==> flow/design.v <==
module divider(
    input logic [15:0]  dividend,
    output logic [15:0] quotient,
    output logic [15:0] remainder
);
    localparam logic[15:0] MAGIC = 16'h000047AF;
    logic [31:0]           temp;
    logic [31:0]           q;
    logic [15:0]           diff, t;
    assign temp = MAGIC * dividend[14:0];
    assign q = temp[31:16];
    assign diff = (dividend[14:0] - q) >> 1;
    assign t = diff + q;
    assign quotient = t >> 6;
    assign remainder[14:0] = dividend[14:0] - ((quotient << 6) + (quotient << 5) + (quotient << 2));
    assign remainder[15] = dividend[15];
endmodule
module input_circuit(
    input logic clk,
    input logic rst_n,
    input logic init_i,
    input logic stop_i,
    input logic [15:0] data_i,
    input logic valid_1,
    output logic ready_1,
    output logic [15:0] data_o,
    output logic valid_2,
    input  logic ready_2,
    output logic[15:0] total_num_turns_o
);
    logic[15:0] skid_buffer;
    logic       skid_buffer_empty;
    logic       r_init;
    logic       t1_done, t2_done;
    assign t1_done = ready_1 && valid_1;
    assign t2_done = ready_2 && valid_2;
    always_ff @(posedge clk) begin
        if(!rst_n) begin
            ready_1 <= 0;
        end
        else begin
            if(r_init)
              ready_1 <= !t1_done;
            else begin
                if(!stop_i) begin
                    if(skid_buffer_empty) begin
                        if((!valid_2) || t2_done)
                          ready_1 <= 1;
                        else ready_1 <= 0;
                    end else ready_1 <= 0;
                end
                else
                    ready_1 <= 0;
            end
        end
    end
    always_ff @(posedge clk) begin
        if(!rst_n) begin
            valid_2 <= 0;
        end
        else begin
            if(r_init)
              valid_2 <= 0;
            else begin
                if(t2_done) begin
                    if(skid_buffer_empty) begin
                        if(t1_done) begin
                            data_o <= data_i;
                            valid_2 <= 1;
                        end
                        else begin
                            valid_2 <= 0;
                        end
                    end
                    else begin
                        data_o <= skid_buffer;
                        valid_2 <= 1;
                    end
                end
                else if(!valid_2) begin
                    if(t1_done) begin
                        data_o <= data_i;
                        valid_2 <= 1;
                    end
                end
            end
        end
    end
    always_ff @(posedge clk) begin
        if(!rst_n) begin
            r_init <= 0;
            skid_buffer_empty <= 1;
        end
        else begin
            if(r_init) begin
                if(t1_done) begin
                    r_init <= 0;
                    total_num_turns_o <= data_i;
                end
            end
            else begin
                if(init_i)
                    r_init <= 1;
                if(t1_done && valid_2 && !t2_done) begin
                    skid_buffer <= data_i;
                    skid_buffer_empty <= 0;
                end
                else if(!t1_done && t2_done && !skid_buffer_empty) begin
                    skid_buffer_empty <= 1;
                end
            end
        end
    end
endmodule
module dial_solver(
        input logic [15:0] val,
        input logic        valid_i,
        input logic        clk,
        input logic        rst_n,
        input logic [15:0] full_turns,
        output logic       ready,
        output logic       valid,
        output logic [31:0] password
);
    logic signed[31:0] dial;
    logic signed[31:0] old_dial;
    logic [15:0] rval;
    typedef enum logic {
        LEFT = 0,
        RIGHT = 1
    } turn_t;
    typedef enum logic[2:0]{
        IDLE,
        READY,
        CHECK_TURN,
        R_END,
        L_END
    }state_t;
    logic turn;
    state_t state;
    assign turn = rval[15];
    always_ff @(posedge clk) begin
        if(!rst_n) begin
            ready <= 0;
            password <= 0;
            dial <= 50;
            state <= IDLE;
        end
        else begin
            unique case(state)
                IDLE: begin
                    ready <= 1;
                    state <= READY;
                end
                READY: begin
                    if(valid_i) begin
                      old_dial <= dial;
                      password <= password + full_turns;
                      rval <= val;
                      state <= CHECK_TURN;
                      ready <= 0;
                    end
                end
                CHECK_TURN: begin
                    if(turn == RIGHT) begin
                      dial <= dial + rval[14:0];
                      state <= R_END;
                    end
                    else begin
                      dial <= dial - rval[14:0];
                      state <= L_END;
                    end
                end
                R_END: begin
                    if(dial > 99) begin
                        dial <= dial - 100;
                        password <= password + 1;
                    end
                    state <= READY;
                    ready <= 1;
                end
                L_END: begin
                    if(dial < 0) begin
                      dial <= dial + 100;
                    end
                    if((dial < 0 || dial == 0) && old_dial != 0)
                        password <= password + 1;
                    state <= READY;
                    ready <= 1;
                end
            endcase
        end
    end
endmodule
module top(input logic [15:0]  data_i,
           input logic         valid_i,
           input logic         clk,
           input logic         rst_n,
           output logic        ready_o,
           output logic valid_o,
           output logic [31:0] password_o);
    logic [15:0] dividend;
    logic [15:0] quotient;
    logic [15:0] remainder;
    logic        init;
    logic        stop;
    logic [31:0] turns;
    logic        ready1;
    logic        valid2, ready2;
    logic        valid3;
    logic [15:0] cnt;
    logic [15:0] total_num_turns;
    typedef enum logic[2:0] {
        IDLE,
        CHECK_TOTAL_CNT,
        ACTIVE,
        WAIT1,
        WAIT2,
        DONE
    }state_t;
    state_t state;
    always_ff @(posedge clk) begin
        if(!rst_n) begin
            state <= IDLE;
            valid_o <= 0;
            init <= 1;
            stop <= 1;
            cnt <= 0;
        end
        else begin
            unique case(state)
                IDLE: begin
                    if(valid_i && ready_o) begin
                        init <= 0;
                        state <= CHECK_TOTAL_CNT;
                    end
                end
                CHECK_TOTAL_CNT: begin
                    if(cnt == total_num_turns) begin
                        state <= DONE;
                    end
                    else begin
                        state <= ACTIVE;
                        stop <= 0;
                        init <= 0;
                    end
                end
                ACTIVE:begin
                    if(ready_o && valid_i) begin
                        cnt <= cnt + 1;
                        if(cnt + 1 == total_num_turns) begin
                            state <= WAIT1;
                            stop <= 1;
                        end
                    end
                end
                WAIT1: begin
                    state <= WAIT2;
                end
                WAIT2: begin
                    if(ready2 && !valid2) begin
                        valid_o <= 1;
                        state <= DONE;
                    end
                end
                DONE:begin
                    valid_o <= 0;
                    stop <= 1;
                    init <= 1;
                    state <= IDLE;
                end
            endcase
        end
    end
    input_circuit ic (
        .clk (clk),
        .rst_n (rst_n),
        .data_i (data_i),
        .valid_1 (valid_i),
        .ready_1 (ready_o),
        .data_o (dividend),
        .valid_2 (valid2),
        .ready_2 (ready2),
        .total_num_turns_o (total_num_turns),
        .init_i (init),
        .stop_i (stop));
    divider d(.dividend (dividend),
              .quotient (quotient),
              .remainder (remainder));
    dial_solver ds(.val (remainder),
                  .valid_i (valid2),
                  .clk (clk),
                  .rst_n (rst_n),
                  .ready (ready2),
                  .valid (valid_3),
                  .password (password_o),
                  .full_turns (quotient));
endmodule
== Tool chain data of top ==
What the tools print for top, step after step.
Line numbers count from 1 in the design file above.
Cell names lack the library's common part.
Not given: --
Design
  design top: top
  clock port: clk
  standard-cell library: sky130hd
  timing corner: tt_025C_1v80

== After elaboration ==
Counts by Yosys on the flattened word-level netlist (proc, flatten, opt, wreduce; memories kept). Register bits leave out memories and registers merged into their read ports (data or address). Print and check cells are left out. Cells with the same type and inputs are merged into one.
Bit counts
  clocked read ports x word width: 0
  memories: 0
  word-level cells: 143
  bits in latches: 0
  output and inout port bits: 34
  memory bits (writable): 0
  bits in read-only memories: 0
  bits of input ports: 19
  register bits after elaboration: 190
Cells by class
  shifts and indexed selects: 0
  add/subtract/negate cells: 12
  order comparisons: 2
  multiply operators: 1
  divide/modulo/power cells: 0
  eq/ne operators: 21
  bitwise operators: 2
  reductions and logical operators: 43
  multiplexer cells: 44
Operator list (count)
  multiplier 15 x 15 -> 30 bit with constant A: 1
  parallel mux 32 bit (select 3 bit): 2
  2-to-1 mux 32 bit: 6
  2-to-1 mux 16 bit: 4
  adder 32 x 1 -> 32 bit with constant B: 1
  less-than comparator 32 x 1 -> 1 bit with constant B: 1
  adder 32 x 10 -> 32 bit: 1
  adder 32 x 15 -> 32 bit: 1
  subtractor 32 x 15 -> 32 bit: 1
  adder 32 x 8 -> 32 bit with constant B: 1
  subtractor 32 x 8 -> 32 bit with constant B: 1
  > comparator 32 x 8 -> 1 bit with constant B: 1
  zero test 32 bit: 1
  nonzero test 32 bit: 1
  2-to-1 mux 3 bit: 7
  2-to-1 mux 1 bit: 19
  AND reduction 3 bit: 6
  parallel mux 3 bit (select 6 bit): 1
  subtractor 15 x 16 -> 17 bit: 1
  adder 16 x 1 -> 17 bit with constant B: 1
  == test 17 x 16 -> 1 bit: 1
  adder 16 x 14 -> 16 bit: 1
  == test 16 bit: 1
  adder 15 x 12 -> 15 bit: 1
  adder 15 bit: 1
  subtractor 15 bit: 1
  nonzero test 3 bit: 5
  == test 3 x 2 -> 1 bit with constant B: 4
Not listed: further kinds 19, cells in them 52.

== Longest topological paths ==
Depth = most cells in a row (Yosys ltp): at word level without a register or memory, in the mapped netlist without a sequential cell, where the memories' decode and read muxes count.
Logic depth
  depth in word-level cells: 6
  ABC_AREA: 0
  mapped depth: 53
  depth with buffers taken out: 52

== After synthesis ==
Yosys stat after the flow's synthesis: flattened, memories mapped to cells. It holds for the ABC_AREA given above (unset counts as 0); a run with the other value may have another netlist.
Mapped netlist
  sequential area: 0.0048647 mm²
  cell area after synthesis: 0.0181512 mm²
  buffer cells: 56
  cells in the netlist: 2014
  mapped flip-flops: 195
Cell types
  edfxtp_1: count 96, total area 2.88E+03 µm²
  ha_1: count 220, total area 2752.64 µm²
  dfxtp_1: count 99, total area 1.98E+03 µm²
  fa_1: count 90, total area 1.8E+03 µm²
  xnor2_1: count 90, total area 788.256 µm²
  xor2_1: count 85, total area 744.464 µm²
  nor2_1: count 196, total area 735.706 µm²
  inv_1: count 188, total area 705.677 µm²
  a21oi_1: count 139, total area 695.667 µm²
  nand2_1: count 155, total area 581.808 µm²
  o21ai_0: count 76, total area 380.365 µm²
  a21o_1: count 33, total area 247.738 µm²
  nor3_1: count 46, total area 230.221 µm²
  o21a_1: count 30, total area 225.216 µm²
  nand3_1: count 42, total area 210.202 µm²
  a31oi_1: count 31, total area 193.936 µm²
  clkbuf_1: count 48, total area 180.173 µm²
  and3_1: count 24, total area 150.144 µm²
Not listed: further types 78, cells in them 326.
The figures by module come from a second, unflattened synthesis with its own total; it is not the netlist above.
Unflattened totals
  cells (unflattened synthesis): 2197
  area total of the unflattened synthesis: 0.0198403 mm²
Each row is one instance without its submodules.
By module
  dial_solver: area 0.0091525 mm², times used 1, cells 1094, seq. area 0.0028427 mm²
  divider: area 0.0070192 mm², times used 1, cells 774, seq. area 0 mm²
  input_circuit: area 0.0019669 mm², times used 1, cells 126, seq. area 0.0015215 mm²
  top: area 0.0017016 mm², times used 1, cells 203, seq. area 0.0005005 mm²

== Timing after synthesis ==
Source: OpenSTA report_checks on the synthesized netlist (no wires, ideal clock, input and output delay 20% of the period each), path of least setup slack; recovery checks are left aside. Register names are those of the netlist, which keeps one name where synthesis merged equal registers.
Timing post-synthesis
  path kind: register to register
  from: register ic.data_o[5]
  to: register ds.rval[14]
  setup slack: 0.499 ns
  data arrival time: 12.233 ns
  clock period: 13.0 ns
  setup time: 0.268 ns
  time at the first pin: 0.000 ns
  buffers on the path: 1
  path delay: 12.501 ns
  stages: 51
  data required time: 12.732 ns
  synthesis period reached: 12.501 ns
"path delay" = arrival - input delay + setup time.
"stages": output pins that drive a net of the path, with the launching flip-flop's if there is one; two outputs of one cell count as two.
"synthesis period reached" = period - worst setup slack (recovery checks aside). The figure is calculated, with input and output delays left at 20% of the set period.
Between the ends stands the longest chain of elaborated cells between them, by number of cells; it is not shown to be the way that was timed. Of several equally long chains one is given.
Each line given opens the expression or statement behind the cell; cells for indexed reads and writes are added by Yosys, which also makes memories of some case tables.
At most two assigning lines are given for a register; there are more.
Between the ends, post-synthesis
  cells stage by stage: edfxtp_1 > buf_1 > inv_1 > fa_1 > fa_1 > inv_1 > fa_1 > fa_1 > fa_1 > inv_1 > fa_1 > inv_1 > ha_1 > a2111oi_0 > a21bo_2 > a21o_1 > a311o_1 > xnor2_1 > (+15 left out) > xnor2_1 > fa_1 > inv_1 > fa_1 > inv_1 > ha_1 > o21a_1 > o21a_1 > o21ai_0 > nand2b_1 > and2_1 > o21a_1 > o21a_1 > o21ai_0 > nand2b_1 > a21oi_1 > xnor2_1 > xnor3_1
  length of the longest elaborated chain: 6
  elaborated cells on any way between the ends: 6
  RTL lines with such cells: 4
  those cells by class: 5 x add/sub; 1 x mul
RTL lines, path post-synthesis
  from (decl): RTL line 26  | output logic [15:0] data_o,
  from (assign): RTL line 68  | data_o <= data_i;
  from (assign): RTL line 76  | data_o <= skid_buffer;
  multiplier 15 x 15 -> 30 bit: RTL line 10  | assign temp = MAGIC * dividend[14:0];
  subtractor 15 x 16 -> 17 bit: RTL line 12  | assign diff = (dividend[14:0] - q) >> 1;
  adder 16 x 14 -> 16 bit: RTL line 13  | assign t = diff + q;
  adder 15 bit: RTL line 15  | assign remainder[14:0] = dividend[14:0] - ((quotient << 6) + (quotient << 5) + (quotient << 2));
  adder 15 x 12 -> 15 bit: RTL line 15
  subtractor 15 bit: RTL line 15
  to (assign): RTL line 159  | rval <= val;
  to (decl): RTL line 127  | logic [15:0] rval;

== Path in the finished layout ==
From the final timing report of flow run B: the path of least setup slack in the routed layout; clock arrival at registers is part of the times.
Timing after layout
  path kind: register to register
  from: register ic.data_o[5]
  to: register ds.rval[14]
  clock period: 13.0 ns
  setup time: 0.25 ns
  stages: 52
  data required time: 13.20 ns
  setup slack: 0.51 ns
  data arrival time: 12.69 ns
  buffers on the path: 4
  time at the first pin: 0.45 ns
Between the ends stands the longest chain of elaborated cells between them, by number of cells; it is not shown to be the way that was timed. Of several equally long chains one is given.
At most two assigning lines are given for a register; there are more.
Between the ends, after layout
  cells stage by stage: edfxtp_1 > buf_8 > clkinvlp_4 > fa_2 > buf_4 > xor2_1 > ha_1 > or2_2 > ha_1 > ha_4 > fa_1 > fa_1 > ha_1 > a21o_1 > a311o_2 > a21bo_4 > a21o_1 > a311o_1 > (+16 left out) > ha_1 > or3_1 > o21ai_0 > a21oi_1 > xnor2_2 > xnor2_1 > ha_1 > inv_1 > fa_1 > inv_1 > ha_1 > o21a_1 > o21a_1 > o21ai_1 > nand2b_1 > a21oi_2 > xnor2_1 > xnor3_1
  length of the longest elaborated chain: 6
  elaborated cells on any way between the ends: 6
  RTL lines with such cells: 4
  those cells by class: 5 x add/sub; 1 x mul
RTL lines, path after layout
  from (decl): RTL line 26  | output logic [15:0] data_o,
  from (assign): RTL line 68  | data_o <= data_i;
  from (assign): RTL line 76  | data_o <= skid_buffer;
  multiplier 15 x 15 -> 30 bit: RTL line 10  | assign temp = MAGIC * dividend[14:0];
  subtractor 15 x 16 -> 17 bit: RTL line 12  | assign diff = (dividend[14:0] - q) >> 1;
  adder 16 x 14 -> 16 bit: RTL line 13  | assign t = diff + q;
  adder 15 bit: RTL line 15  | assign remainder[14:0] = dividend[14:0] - ((quotient << 6) + (quotient << 5) + (quotient << 2));
  adder 15 x 12 -> 15 bit: RTL line 15
  subtractor 15 bit: RTL line 15
  to (assign): RTL line 159  | rval <= val;
  to (decl): RTL line 127  | logic [15:0] rval;

top through Yosys and OpenROAD on sky130hd: 2 stored runs, unordered, with their settings and measured results. The constraints put input and output delay at 20% of the set period each and load the outputs with 0.01 pF.
"achieved period": clock period set for the run, less the worst setup slack. It is reckoned from that one timing run; input and output delays stay at 20% of the period that was set.
"critical path time" = time allowed to the worst setup path (clock period - input delay - output delay, where it has them) - its slack; a late launch clock adds to it, a late capture clock takes from it.

==> flow run A: settings <==
{ "CAP_MARGIN": 20, "CELL_PAD_IN_SITES_DETAIL_PLACEMENT": 1, "CORE_UTILIZATION": 71, "MAX_ROUTING_LAYER": "met5", "MIN_ROUTING_LAYER": "met1", "PLACE_DENSITY": 0.76, "SETUP_SLACK_MARGIN": 1.48, "period_ns": 7.8, "CORE_MARGIN": 2, "SLEW_MARGIN": 20 }
==> flow run A: results <==
no results, placement failed with DPL-0033

==> flow run B: settings <==
{ "CAP_MARGIN": 15, "CORE_ASPECT_RATIO": 0.54, "CORE_MARGIN": 10, "CORE_UTILIZATION": 46, "CTS_CLUSTER_DIAMETER": 279, "GPL_ROUTABILITY_DRIVEN": 1, "GPL_TIMING_DRIVEN": 0, "MAX_ROUTING_LAYER": "met4", "MIN_ROUTING_LAYER": "met1", "period_ns": 13.0, "SLEW_MARGIN": 20 }
==> flow run B: results <==
achieved period: 12.490 ns
setup slack of the critical path: 0.510 ns
utilization: 0.529
final worst hold slack: 0.446 ns
Yosys chip area after synthesis: 0.0181512 mm²
critical path time: 12.49 ns
critical path kind: register to register
die area: 0.0481844 mm²
setup TNS: 0.000 ns
standard-cell area after layout: 0.0205935 mm²
